==> flow/design.v <==
`timescale 100fs/100fs
module serial
    (  
      input  clk  
    , input  reset  
    , input  enable  
    , input  can_send
    , input [7:0] data_in
    , input  in_stb
    , output wire [7:0] data_out
    , output wire  out_stb
    );
  wire [8:0] c_ds_app_arg;
  wire  c_ds_app_arg_0;
  reg [5:0] maybeToBoola_c_ds_app_arg;
  wire [7:0] c_ds_app_arg_1;
  wire [6:0] result_0;
  wire [7:0] a;
  wire [12:0] result_1;
  reg [6:0] result_2;
  wire [6:0] c_case_alt;
  reg [6:0] c_case_alt_0;
  wire [1:0] dir;
  wire [6:0] c_case_alt_1;
  wire [6:0] c_case_alt_2;
  wire [6:0] c_case_alt_3;
  wire [3:0] a1;
  reg [4:0] inp_n;
  wire signed [63:0] c_inp_n_app_arg;
  reg [5:0] c_app_arg;
  wire [5:0] c_case_alt_4;
  reg [5:0] c_case_alt_5;
  reg [5:0] c_case_alt_6;
  wire [0:0] ctr;
  wire [1:0] ctr_0;
  wire [2:0] ctr_1;
  reg [5:0] result_3;
  reg [5:0] c_case_alt_7;
  reg [5:0] c_case_alt_8;
  reg [5:0] c_case_alt_9;
  wire [20:0] c_case_scrut;
  wire signed [63:0] wild;
  wire signed [63:0] c_wild_app_arg;
  wire  c_ds_app_arg_2;
  reg [31:0] maybeToBoola_c_ds_app_arg_0;
  wire [5:0] c_ds_app_arg_3;
  wire [32:0] result_4;
  wire [5:0] a_0;
  wire signed [63:0] c_r_app_arg;
  wire [15:0] result_5;
  wire signed [63:0] c_ds1_app_arg;
  wire [16:0] r;
  wire [15:0] result_6;
  wire signed [63:0] c_r_app_arg_0;
  wire [15:0] result_7;
  reg [32:0] c_app_arg_0;
  wire [64:0] result_8;
  wire [15:0] x;
  wire [15:0] y;
  wire [3:0] n;
  wire [3:0] n_0;
  wire [3:0] n_1;
  reg [31:0] ds1;
  wire [16:0] r_0;
  wire [16:0] r_1;
  reg [36:0] maybeToBoola_c_ds_app_arg_1;
  wire [8:0] result_9;
  wire [45:0] c_case_alt_10;
  wire [8:0] c_app_arg_1;
  wire [8:0] c_case_alt_11;
  wire [7:0] result_10;
  wire signed [63:0] c_app_arg_2;
  wire signed [63:0] c_app_arg_3;
  wire [31:0] a_1;
  wire [3:0] c_app_arg_4;
  wire [4:0] z;
  wire [3:0] result_11;
  wire [3:0] digitIdx;
  wire [32:0] c_app_arg_5;
  wire [31:0] n_2;
  wire [32:0] number;
  reg [265:0] maybeToBoola_c_ds_app_arg_2;
  wire [8:0] result_12;
  wire signed [63:0] c_wild3_app_arg;
  wire [255:0] result_13;
  wire [255:0] c_app_arg_6;
  wire [4:0] c_app_arg_7;
  wire [4:0] c_app_arg_8;
  wire signed [63:0] c_wild3_app_arg_0;
  wire [7:0] result_14;
  wire [8:0] c_app_arg_9;
  wire [274:0] result_15;
  wire  canSend;
  wire [7:0] a_2;
  wire signed [63:0] wild3;
  wire signed [63:0] wild3_0;
  wire  doSend;
  wire [4:0] readPointer1;
  wire [4:0] writePointer1;
  wire [255:0] memory1;
  wire [7:0] a1_0;
  wire [9:0] eta;
  wire [7:0] c_bv;
  wire signed [63:0] result_selection_res;
  wire [0:0] c_case_alt_selection_9;
  wire [16:0] c_bv_0;
  wire [16:0] c_bv_1;
  wire [16:0] c_bv_2;
  wire [31:0] c_i_29;
  wire [31:0] c_i_31;
  wire [8:0] result;
  assign eta = {can_send,   data_in,   in_stb};
  assign c_ds_app_arg = eta[0:0] ? {1'b1,eta[8:1]} : {1'b0,8'bxxxxxxxx};
  assign c_ds_app_arg_0 = c_ds_app_arg[8:8] ? 1'b1 : 1'b0;
  always @(posedge clk or  posedge  reset) begin : maybeToBoola_c_ds_app_arg_register
    if ( reset) begin
      maybeToBoola_c_ds_app_arg <= {3'b000,1'd1,2'bxx};
    end else if (c_ds_app_arg_0) begin
      maybeToBoola_c_ds_app_arg <= result_1[12:7];
    end
  end
  assign c_ds_app_arg_1 = c_ds_app_arg[8:8] ? a : 8'b00000111;
  assign result_0 = result_1[6:0];
  assign a = c_ds_app_arg[7:0];
  assign result_1 = {c_app_arg,   result_2};
  always @(*) begin
    case(maybeToBoola_c_ds_app_arg[5:3])
      3'b100 : result_2 = c_case_alt_0;
      3'b101 : result_2 = c_case_alt;
      default : result_2 = {1'b0,6'bxxxxxx};
    endcase
  end
  assign c_case_alt = inp_n[4:4] ? {1'b1,{2'b11,4'bxxxx}} : {1'b0,6'bxxxxxx};
  always @(*) begin
    case(dir)
      2'b00 : c_case_alt_0 = c_case_alt_3;
      2'b01 : c_case_alt_0 = c_case_alt_2;
      default : c_case_alt_0 = c_case_alt_1;
    endcase
  end
  assign dir = maybeToBoola_c_ds_app_arg[2:1];
  assign c_case_alt_1 = inp_n[4:4] ? {1'b1,{2'b10,a1}} : {1'b0,6'bxxxxxx};
  assign c_case_alt_2 = inp_n[4:4] ? {1'b1,{2'b01,a1}} : {1'b0,6'bxxxxxx};
  assign c_case_alt_3 = inp_n[4:4] ? {1'b1,{2'b00,a1}} : {1'b0,6'bxxxxxx};
  assign a1 = inp_n[3:0];
  always @(*) begin
    case(c_ds_app_arg_1)
      8'b00000111 : inp_n = {1'b0,4'bxxxx};
      default : inp_n = {1'b1,$unsigned(c_inp_n_app_arg[0+:4])};
    endcase
  end
  assign c_bv = (c_ds_app_arg_1 & 8'b00001111);
  assign c_inp_n_app_arg = $unsigned({{(64-8) {1'b0}},c_bv});
  always @(*) begin
    case(maybeToBoola_c_ds_app_arg[5:3])
      3'b000 : c_app_arg = result_3;
      3'b001 : c_app_arg = c_case_alt_6;
      3'b010 : c_app_arg = c_case_alt_5;
      3'b011 : c_app_arg = c_case_alt_4;
      3'b100 : c_app_arg = {3'b000,1'd0,2'bxx};
      3'b101 : c_app_arg = {3'b110,3'bxxx};
      default : c_app_arg = {3'b110,3'bxxx};
    endcase
  end
  assign c_case_alt_4 = ctr ? {3'b011,ctr - 1'd1,2'bxx} : {3'b100,2'd1,1'bx};
  always @(*) begin
    case(ctr_0)
      2'd0 : c_case_alt_5 = {3'b100,2'd2,1'bx};
      default : c_case_alt_5 = {3'b010,ctr_0 - 2'd1,1'bx};
    endcase
  end
  always @(*) begin
    case(ctr_1)
      3'd0 : c_case_alt_6 = {3'b100,2'd0,1'bx};
      default : c_case_alt_6 = {3'b001,ctr_1 - 3'd1};
    endcase
  end
  assign ctr = maybeToBoola_c_ds_app_arg[2:2];
  assign ctr_0 = maybeToBoola_c_ds_app_arg[2:1];
  assign ctr_1 = maybeToBoola_c_ds_app_arg[2:0];
  assign result_selection_res = (($unsigned(wild)) <= 64'd1114111) ? 64'sd1 : 64'sd0;
  always @(*) begin
    case(result_selection_res)
      64'sd1 : result_3 = c_case_alt_7;
      default : result_3 = {6 {1'bx}};
    endcase
  end
  assign c_case_alt_selection_9 = maybeToBoola_c_ds_app_arg[2:2];
  always @(*) begin
    case(c_case_alt_selection_9)
      1'd0 : c_case_alt_7 = c_case_alt_9;
      1'd1 : c_case_alt_7 = c_case_alt_8;
      default : c_case_alt_7 = {6 {1'bx}};
    endcase
  end
  always @(*) begin
    case(c_case_scrut)
      21'd10 : c_case_alt_8 = {3'b101,3'bxxx};
      21'd100 : c_case_alt_8 = {3'b010,2'd3,1'bx};
      21'd102 : c_case_alt_8 = {3'b001,3'd6};
      21'd117 : c_case_alt_8 = {3'b011,1'd1,2'bxx};
      default : c_case_alt_8 = {6 {1'bx}};
    endcase
  end
  always @(*) begin
    case(c_case_scrut)
      21'd10 : c_case_alt_9 = {3'b000,1'd1,2'bxx};
      default : c_case_alt_9 = {6 {1'bx}};
    endcase
  end
  assign c_case_scrut = $unsigned(wild[0+:21]);
  assign wild = $signed(c_wild_app_arg);
  assign c_wild_app_arg = $unsigned({{(64-8) {1'b0}},c_ds_app_arg_1});
  assign c_ds_app_arg_2 = result_0[6:6] ? 1'b1 : 1'b0;
  always @(posedge clk or  posedge  reset) begin : maybeToBoola_c_ds_app_arg_0_register
    if ( reset) begin
      maybeToBoola_c_ds_app_arg_0 <= {16'd0,   16'd0};
    end else if (c_ds_app_arg_2) begin
      maybeToBoola_c_ds_app_arg_0 <= result_8[64:33];
    end
  end
  assign c_ds_app_arg_3 = result_0[6:6] ? a_0 : {2'b00,4'd0};
  assign result_4 = result_8[32:0];
  assign a_0 = result_0[5:0];
  assign c_r_app_arg = $unsigned({{(64-4) {1'b0}},n});
  assign c_bv_0 = (r_0);
  assign result_5 = (( c_bv_0[17-1] ) == 1'b0) ? (r_0[0+:16]) : 16'd65535;
  assign c_ds1_app_arg = $unsigned({{(64-4) {1'b0}},n_1});
  assign r =  y - ($unsigned(c_ds1_app_arg[0+:16]));
  assign c_bv_1 = (r);
  assign result_6 = (( c_bv_1[17-1] ) == 1'b0) ? (r[0+:16]) : (16'd0);
  assign c_r_app_arg_0 = $unsigned({{(64-4) {1'b0}},n_0});
  assign c_bv_2 = (r_1);
  assign result_7 = (( c_bv_2[17-1] ) == 1'b0) ? (r_1[0+:16]) : 16'd65535;
  always @(*) begin
    case(c_ds_app_arg_3[5:4])
      2'b11 : c_app_arg_0 = {1'b1,({{(32-16) {1'b0}},x}) * ({{(32-16) {1'b0}},y})};
      default : c_app_arg_0 = {1'b0,32'bxxxxxxxxxxxxxxxxxxxxxxxxxxxxxxxx};
    endcase
  end
  assign result_8 = {{ds1[31:16],   ds1[15:0]},
                     c_app_arg_0};
  assign x = maybeToBoola_c_ds_app_arg_0[31:16];
  assign y = maybeToBoola_c_ds_app_arg_0[15:0];
  assign n = c_ds_app_arg_3[3:0];
  assign n_0 = c_ds_app_arg_3[3:0];
  assign n_1 = c_ds_app_arg_3[3:0];
  always @(*) begin
    case(c_ds_app_arg_3[5:4])
      2'b00 : ds1 = {result_5,   y};
      2'b01 : ds1 = {x,   result_6};
      2'b10 : ds1 = {x,   result_7};
      default : ds1 = maybeToBoola_c_ds_app_arg_0;
    endcase
  end
  assign r_0 = x + ($unsigned(c_r_app_arg[0+:16]));
  assign r_1 = y + ($unsigned(c_r_app_arg_0[0+:16]));
  always @(posedge clk or  posedge  reset) begin : maybeToBoola_c_ds_app_arg_1_register
    if ( reset) begin
      maybeToBoola_c_ds_app_arg_1 <= {{1'b0,32'bxxxxxxxxxxxxxxxxxxxxxxxxxxxxxxxx},   4'd0};
    end else if (enable) begin
      maybeToBoola_c_ds_app_arg_1 <= c_case_alt_10[45:9];
    end
  end
  assign result_9 = c_case_alt_10[8:0];
  assign c_case_alt_10 = {{c_app_arg_5,
                           c_app_arg_4},   c_app_arg_1};
  assign c_app_arg_1 = (digitIdx < 4'd8) ? c_case_alt_11 : {1'b0,8'bxxxxxxxx};
  assign c_case_alt_11 = number[32:32] ? {1'b1,result_10} : {1'b0,8'bxxxxxxxx};
  assign result_10 = (a_1 <= 32'd9) ? ($unsigned(c_app_arg_2[0+:8])) : ($unsigned(c_app_arg_3[0+:8]));
  assign c_i_29 = (32'd48 | a_1);
  assign c_app_arg_2 = $unsigned({{(64-32) {1'b0}},c_i_29});
  assign c_i_31 = (a_1 + 32'd87);
  assign c_app_arg_3 = $unsigned({{(64-32) {1'b0}},c_i_31});
  assign a_1 = n_2 >> (64'sd28);
  assign c_app_arg_4 = number[32:32] ? result_11 : 4'd0;
  assign z = digitIdx + 4'd1;
  assign result_11 = (z > 5'd8) ? 4'd8 : (z[0+:4]);
  assign digitIdx = maybeToBoola_c_ds_app_arg_1[3:0];
  assign c_app_arg_5 = number[32:32] ? {1'b1,n_2 << (64'sd4)} : result_4;
  assign n_2 = number[31:0];
  assign number = maybeToBoola_c_ds_app_arg_1[36:4];
  always @(posedge clk or  posedge  reset) begin : maybeToBoola_c_ds_app_arg_2_register
    if ( reset) begin
      maybeToBoola_c_ds_app_arg_2 <= {{8'b00000001,   8'b00000001,   8'b00000001,   8'b00000001,   8'b00000001,
    8'b00000001,   8'b00000001,   8'b00000001,   8'b00000001,   8'b00000001,
    8'b00000001,   8'b00000001,   8'b00000001,   8'b00000001,   8'b00000001,
    8'b00000001,   8'b00000001,   8'b00000001,   8'b00000001,   8'b00000001,
    8'b00000001,   8'b00000001,   8'b00000001,   8'b00000001,   8'b00000001,
    8'b00000001,   8'b00000001,   8'b00000001,   8'b00000001,   8'b00000001,
    8'b00000001,   8'b00000001},   5'd0,   5'd0};
    end else if (enable) begin
      maybeToBoola_c_ds_app_arg_2 <= result_15[274:9];
    end
  end
  assign result_12 = result_15[8:0];
  assign c_wild3_app_arg = $unsigned({{(64-5) {1'b0}},writePointer1});
  genvar i;
  generate
  for (i=0;i<32;i=i+1) begin : vector_replace
    assign result_13[(31-i)*8+:8] = (wild3) == i ? a_2 : memory1[(31-i)*8+:8];
  end
  endgenerate
  assign c_app_arg_6 = result_9[8:8] ? result_13 : memory1;
  assign c_app_arg_7 = result_9[8:8] ? (writePointer1 + 5'd1) : writePointer1;
  assign c_app_arg_8 = doSend ? (readPointer1 + 5'd1) : readPointer1;
  assign c_wild3_app_arg_0 = $unsigned({{(64-5) {1'b0}},readPointer1});
  wire [7:0] vecArray [0:32-1];
  genvar i_0;
  generate
  for (i_0=0; i_0 < 32; i_0=i_0+1) begin : mk_array
    assign vecArray[(32-1)-i_0] = memory1[i_0*8+:8];
  end
  endgenerate
  assign result_14 = vecArray[(wild3_0)];
  assign c_app_arg_9 = doSend ? {1'b1,result_14} : {1'b0,8'bxxxxxxxx};
  assign result_15 = {{c_app_arg_6,
                       c_app_arg_7,   c_app_arg_8},   c_app_arg_9};
  assign canSend = eta[9:9];
  assign a_2 = result_9[7:0];
  assign wild3 = $signed(c_wild3_app_arg);
  assign wild3_0 = $signed(c_wild3_app_arg_0);
  assign doSend = canSend ? (writePointer1 > readPointer1) : 1'b0;
  assign readPointer1 = maybeToBoola_c_ds_app_arg_2[4:0];
  assign writePointer1 = maybeToBoola_c_ds_app_arg_2[9:5];
  assign memory1 = maybeToBoola_c_ds_app_arg_2[265:10];
  assign result = result_12[8:8] ? {a1_0,
                                    1'b1} : {{8 {1'bx}},   1'b0};
  assign a1_0 = result_12[7:0];
  assign data_out = result[8:1];
  assign out_stb = result[0:0];
endmodule
Reports on serial
What the tools print for serial, step after step.
Line numbers count from 1 in the design file above.
Library cell names are shortened.
{"block": "setup", "top_module": "serial", "clock_port": "clk", "library": "sky130hd", "corner": "tt_025C_1v80"}

After elaboration
Source: Yosys, flattened and elaborated. Widths are those after wreduce. Registers that Yosys merges into a memory's read port (data or address) are not register bits. Print and check cells do not count. Equal cells are merged and count once.
{"block": "classes", "n_logic": 4, "reduce_and_logical": 43, "muxes": 71, "multipliers": 1, "compare": 5, "eq_ne": 77, "add_sub_neg": 10}
{"block": "ops", "operator": "multiplier 16 x 16 -> 32 bit", "count": 1}
{"block": "ops", "operator": "2-to-1 mux 8 bit", "count": 34}
{"block": "ops", "operator": "parallel mux 8 bit (select 32 bit)", "count": 1}
{"block": "ops", "operator": "2-to-1 mux 256 bit", "count": 1}
{"block": "ops", "operator": "equality test 5 bit with constant B", "count": 32}
{"block": "ops", "operator": "AND reduction 3 bit", "count": 33}
{"block": "ops", "operator": "parallel mux 32 bit (select 3 bit)", "count": 1}
{"block": "ops", "operator": "equality test 5 x 4 -> 1 bit with constant B", "count": 16}
{"block": "ops", "operator": "2-to-1 mux 33 bit", "count": 2}
{"block": "ops", "operator": "zero test 64 bit", "count": 1}
{"block": "ops", "operator": "2-to-1 mux 16 bit", "count": 3}
{"block": "ops", "operator": "2-to-1 mux 9 bit", "count": 5}
{"block": "ops", "operator": "equality test 5 x 3 -> 1 bit with constant B", "count": 8}
{"block": "ops", "operator": "2-to-1 mux 6 bit", "count": 6}
{"block": "ops", "operator": "adder 16 x 4 -> 17 bit", "count": 2}
{"block": "ops", "operator": "parallel mux 6 bit (select 5 bit)", "count": 1}
{"block": "ops", "operator": "parallel mux 7 bit (select 2 bit)", "count": 2}
{"block": "ops", "operator": "2-to-1 mux 7 bit", "count": 4}
{"block": "ops", "operator": "equality test 8 x 7 -> 1 bit with constant B", "count": 3}
{"block": "ops", "operator": "parallel mux 6 bit (select 4 bit)", "count": 1}
{"block": "ops", "operator": "less-or-equal comparator 8 x 21 -> 1 bit with constant B", "count": 1}
{"block": "ops", "operator": "equality test 5 x 2 -> 1 bit with constant B", "count": 4}
{"block": "ops", "operator": "subtractor 16 x 4 -> 17 bit", "count": 1}
{"block": "ops", "operator": "2-to-1 mux 5 bit", "count": 3}
{"block": "ops", "operator": "parallel mux 6 bit (select 2 bit)", "count": 1}
{"block": "ops", "operator": "adder 5 x 1 -> 5 bit with constant B", "count": 2}
{"block": "ops", "operator": "equality test 5 x 1 -> 1 bit with constant B", "count": 2}
{"block": "ops", "operator": "adder 4 x 7 -> 8 bit with constant B", "count": 1}
Not listed: further kinds 25, cells in them 39.
{"block": "word_totals", "word_cells": 249, "register_bits": 341}

Longest topological paths
Yosys ltp: most cells in a row. Word level: on the elaborated netlist, between registers, memories and ports. Mapped: between sequential cells and ports; inverters and the memories' decode and read muxes count.
{"block": "logic_depth", "depth_word": 11, "abc_area": 0, "depth_mapped": 25, "mapped_depth_nobuf": 22}

Synthesis result
Source: synth_stat.txt of the flow (Yosys; design flattened, memories mapped). It holds for the ABC_AREA given above (unset counts as 0); a run with the other value may have another netlist.
Totals and module areas in this step are rounded.
{"block": "by_type", "cell": "dfrtp_1", "count": 276}
{"block": "by_type", "cell": "fa_1", "count": 197}
{"block": "by_type", "cell": "ha_1", "count": 147}
{"block": "by_type", "cell": "nand2_1", "count": 469}
{"block": "by_type", "cell": "o21ai_0", "count": 292}
{"block": "by_type", "cell": "inv_1", "count": 269}
{"block": "by_type", "cell": "dfstp_2", "count": 33}
{"block": "by_type", "cell": "and2_1", "count": 125}
{"block": "by_type", "cell": "clkbuf_1", "count": 164}
{"block": "by_type", "cell": "mux2_2", "count": 43}
{"block": "by_type", "cell": "a21oi_1", "count": 88}
{"block": "by_type", "cell": "nor2_1", "count": 99}
{"block": "by_type", "cell": "a22o_1", "count": 29}
{"block": "by_type", "cell": "nand3_1", "count": 49}
{"block": "by_type", "cell": "a22oi_1", "count": 32}
{"block": "by_type", "cell": "xnor2_1", "count": 25}
{"block": "by_type", "cell": "mux2i_1", "count": 17}
{"block": "by_type", "cell": "nand4_1", "count": 26}
Other cell types: 58; their cells: 312.
{"block": "synth_totals", "mapped_cells": 2692, "seq_area_um2": 7774, "yosys_area_um2": 24150, "ffs": 309}

Timing after synthesis
Path of least setup slack by OpenSTA after synthesis, without wires, with an ideal clock, recovery checks aside; 20% of the period is set as input and as output delay. Where synthesis merged equal registers, the netlist keeps one of their names.
{"block": "synth_path", "path_type": "reg-to-reg", "start": "reg maybeToBoola_c_ds_app_arg_0[7]", "end": "reg maybeToBoola_c_ds_app_arg_1[26]", "path_stages": 23, "path_delay_ps": 6184, "t_arrival_ps": 6118, "clock_period_ps": 10000, "t_first_pin_ps": 0, "path_slack_ps": 3816, "setup_ps": 66, "n_path_buf": 3, "synth_period_reached_ps": 6184}
"path_delay_ps" is the arrival time less input delay plus setup time.
"path_stages" counts driving pins, that of a launching flip-flop among them; a cell with two outputs on the path counts twice.
"synth_period_reached_ps" is the clock period less the worst setup slack; recovery checks do not enter. This is arithmetic on one report: input and output delays are still those of the set period (20% each).
Between the ends stands the longest chain of elaborated cells between them, by number of cells; it is not shown to be the way that was timed. Of several equally long chains one is given.
A line is the first line of the expression or statement that the cell stems from. Yosys adds cells for indexed reads and writes and turns some case tables into memories.
{"block": "synth_via", "cell_sequence": "dfrtp_1 > clkbuf_1 > clkbuf_1 > nand2_1 > fa_1 > inv_1 > fa_1 > inv_1 > fa_1 > inv_1 > fa_1 > fa_1 > inv_1 > fa_1 > inv_1 > ha_1 > clkbuf_1 > nand2_1 > or3_1 > o221ai_1 > a211oi_1 > a2111oi_0 > a221o_1", "elab_chain_len": 3, "cells_between": 3, "classes_between": "1 x mul; 2 x mux"}
{"block": "synth_rtl", "item": "start: declaration", "line": 45, "source": "reg [31:0] maybeToBoola_c_ds_app_arg_0;"}
{"block": "synth_rtl", "item": "start: assignment", "line": 217, "source": "maybeToBoola_c_ds_app_arg_0 <= {16'd0,   16'd0};"}
{"block": "synth_rtl", "item": "start: assignment", "line": 219, "source": "maybeToBoola_c_ds_app_arg_0 <= result_8[64:33];"}
{"block": "synth_rtl", "item": "multiplier 16 x 16 -> 32 bit", "line": 237, "source": "2'b11 : c_app_arg_0 = {1'b1,({{(32-16) {1'b0}},x}) * ({{(32-16) {1'b0}},y})};"}
{"block": "synth_rtl", "item": "2-to-1 mux 33 bit", "line": 236, "source": "case(c_ds_app_arg_3[5:4])"}
{"block": "synth_rtl", "item": "2-to-1 mux 33 bit", "line": 280, "source": "assign c_app_arg_5 = number[32:32] ? {1'b1,n_2 << (64'sd4)} : result_4;"}
{"block": "synth_rtl", "item": "end: assignment", "line": 260, "source": "maybeToBoola_c_ds_app_arg_1 <= {{1'b0,32'bxxxxxxxxxxxxxxxxxxxxxxxxxxxxxxxx},   4'd0};"}
{"block": "synth_rtl", "item": "end: assignment", "line": 262, "source": "maybeToBoola_c_ds_app_arg_1 <= c_case_alt_10[45:9];"}
{"block": "synth_rtl", "item": "end: declaration", "line": 66, "source": "reg [36:0] maybeToBoola_c_ds_app_arg_1;"}

Path in the finished layout
From the final timing report of stored run 1: the path of least setup slack in the routed layout; clock arrival at registers is part of the times.
The report prints the path's times to 10 ps; the period is as set.
{"block": "layout_path", "path_type": "reg-to-reg", "start": "reg maybeToBoola_c_ds_app_arg_0[4]", "end": "reg maybeToBoola_c_ds_app_arg_1[26]", "n_path_buf": 1, "path_slack_ps": 320, "t_first_pin_ps": 570, "clock_period_ps": 6480, "path_stages": 20, "t_arrival_ps": 6670, "setup_ps": 60}
Between the ends stands the longest chain of elaborated cells between them, by number of cells; it is not shown to be the way that was timed. Of several equally long chains one is given.
{"block": "layout_via", "cell_sequence": "dfrtp_1 > buf_4 > and2_1 > fa_1 > inv_1 > fa_1 > fa_1 > inv_1 > fa_1 > fa_1 > inv_1 > fa_1 > inv_1 > ha_1 > nand2_1 > or3_1 > o221ai_2 > a211oi_1 > a2111oi_1 > a221o_1", "elab_chain_len": 3, "cells_between": 3, "classes_between": "1 x mul; 2 x mux"}
{"block": "layout_rtl", "item": "start: declaration", "line": 45, "source": "reg [31:0] maybeToBoola_c_ds_app_arg_0;"}
{"block": "layout_rtl", "item": "start: assignment", "line": 217, "source": "maybeToBoola_c_ds_app_arg_0 <= {16'd0,   16'd0};"}
{"block": "layout_rtl", "item": "start: assignment", "line": 219, "source": "maybeToBoola_c_ds_app_arg_0 <= result_8[64:33];"}
{"block": "layout_rtl", "item": "multiplier 16 x 16 -> 32 bit", "line": 237, "source": "2'b11 : c_app_arg_0 = {1'b1,({{(32-16) {1'b0}},x}) * ({{(32-16) {1'b0}},y})};"}
{"block": "layout_rtl", "item": "2-to-1 mux 33 bit", "line": 236, "source": "case(c_ds_app_arg_3[5:4])"}
{"block": "layout_rtl", "item": "2-to-1 mux 33 bit", "line": 280, "source": "assign c_app_arg_5 = number[32:32] ? {1'b1,n_2 << (64'sd4)} : result_4;"}
{"block": "layout_rtl", "item": "end: assignment", "line": 260, "source": "maybeToBoola_c_ds_app_arg_1 <= {{1'b0,32'bxxxxxxxxxxxxxxxxxxxxxxxxxxxxxxxx},   4'd0};"}
{"block": "layout_rtl", "item": "end: assignment", "line": 262, "source": "maybeToBoola_c_ds_app_arg_1 <= c_case_alt_10[45:9];"}
{"block": "layout_rtl", "item": "end: declaration", "line": 66, "source": "reg [36:0] maybeToBoola_c_ds_app_arg_1;"}

==> runs of serial <==
Below are 3 stored runs of the flow (Yosys, OpenROAD; platform sky130hd) on serial, each with its settings and what was measured, unordered. Constraints: input delay and output delay 20% of the set period each, output load 0.01 pF.
By "period_reached_ps" is meant the clock period of the run minus its worst setup slack. This is arithmetic on one report: input and output delays are still those of the set period (20% each).
"critical_path_time_ps" means the part of the period allowed to the worst setup path (the constraints hold back 20% at inputs and 20% at outputs) less its slack; where the path has registers, the arrival times of their clocks count too.
"power_uw" rests on the timing tool's default activity at the inputs, not on a simulated workload.
"critical_path_time_ps" is known to 10 ps.
The measured numbers are rounded.

{"run": "stored run 1", "settings": { "CORE_UTILIZATION": 40, "period_ns": 6.48, "CAP_MARGIN": 20, "CORE_MARGIN": 2, "SLEW_MARGIN": 20 }, "results": { "setup_worst_slack_ps": 315, "total_die_area_um2": 62370, "stdcell_area_um2": 26490, "fin_util_pct": 44.1, "period_reached_ps": 6165, "hold_ws_ps": 478, "synth_area_um2": 24150, "power_uw": 6528, "critical_path_time_ps": 6160, "path_kind": "reg-to-reg", "timing.setup.tns_ps": 0 }}
{"run": "stored run 2", "settings": { "CAP_MARGIN": 20, "CELL_PAD_IN_SITES_GLOBAL_PLACEMENT": 2, "CORE_MARGIN": 3, "CORE_UTILIZATION": 54, "HOLD_SLACK_MARGIN": -0.06, "PLACE_DENSITY_LB_ADDON": 0.07, "TNS_END_PERCENT": 20, "period_ns": 6.73, "SLEW_MARGIN": 20 }, "results": { "setup_worst_slack_ps": 332, "total_die_area_um2": 47300, "stdcell_area_um2": 26200, "fin_util_pct": 60.0, "period_reached_ps": 6398, "hold_ws_ps": 475, "synth_area_um2": 24150, "power_uw": 6199, "critical_path_time_ps": 6400, "path_kind": "reg-to-reg", "timing.setup.tns_ps": 0 }}
{"run": "stored run 3", "settings": { "CELL_PAD_IN_SITES_GLOBAL_PLACEMENT": 0, "CORE_ASPECT_RATIO": 1.41, "CORE_MARGIN": 3, "CORE_UTILIZATION": 56, "CTS_CLUSTER_SIZE": 82, "GPL_ROUTABILITY_DRIVEN": 0, "GPL_TIMING_DRIVEN": 1, "MAX_ROUTING_LAYER": "met4", "PLACE_DENSITY": 0.67, "SLEW_MARGIN": 30, "TNS_END_PERCENT": 55, "period_ns": 4.63, "CAP_MARGIN": 20 }, "results": { "setup_worst_slack_ps": -1055, "total_die_area_um2": 45700, "stdcell_area_um2": 28060, "fin_util_pct": 66.5, "period_reached_ps": 5685, "hold_ws_ps": 476, "synth_area_um2": 24150, "power_uw": 8926, "critical_path_time_ps": 5690, "path_kind": "reg-to-reg", "timing.setup.tns_ps": -20530 }}
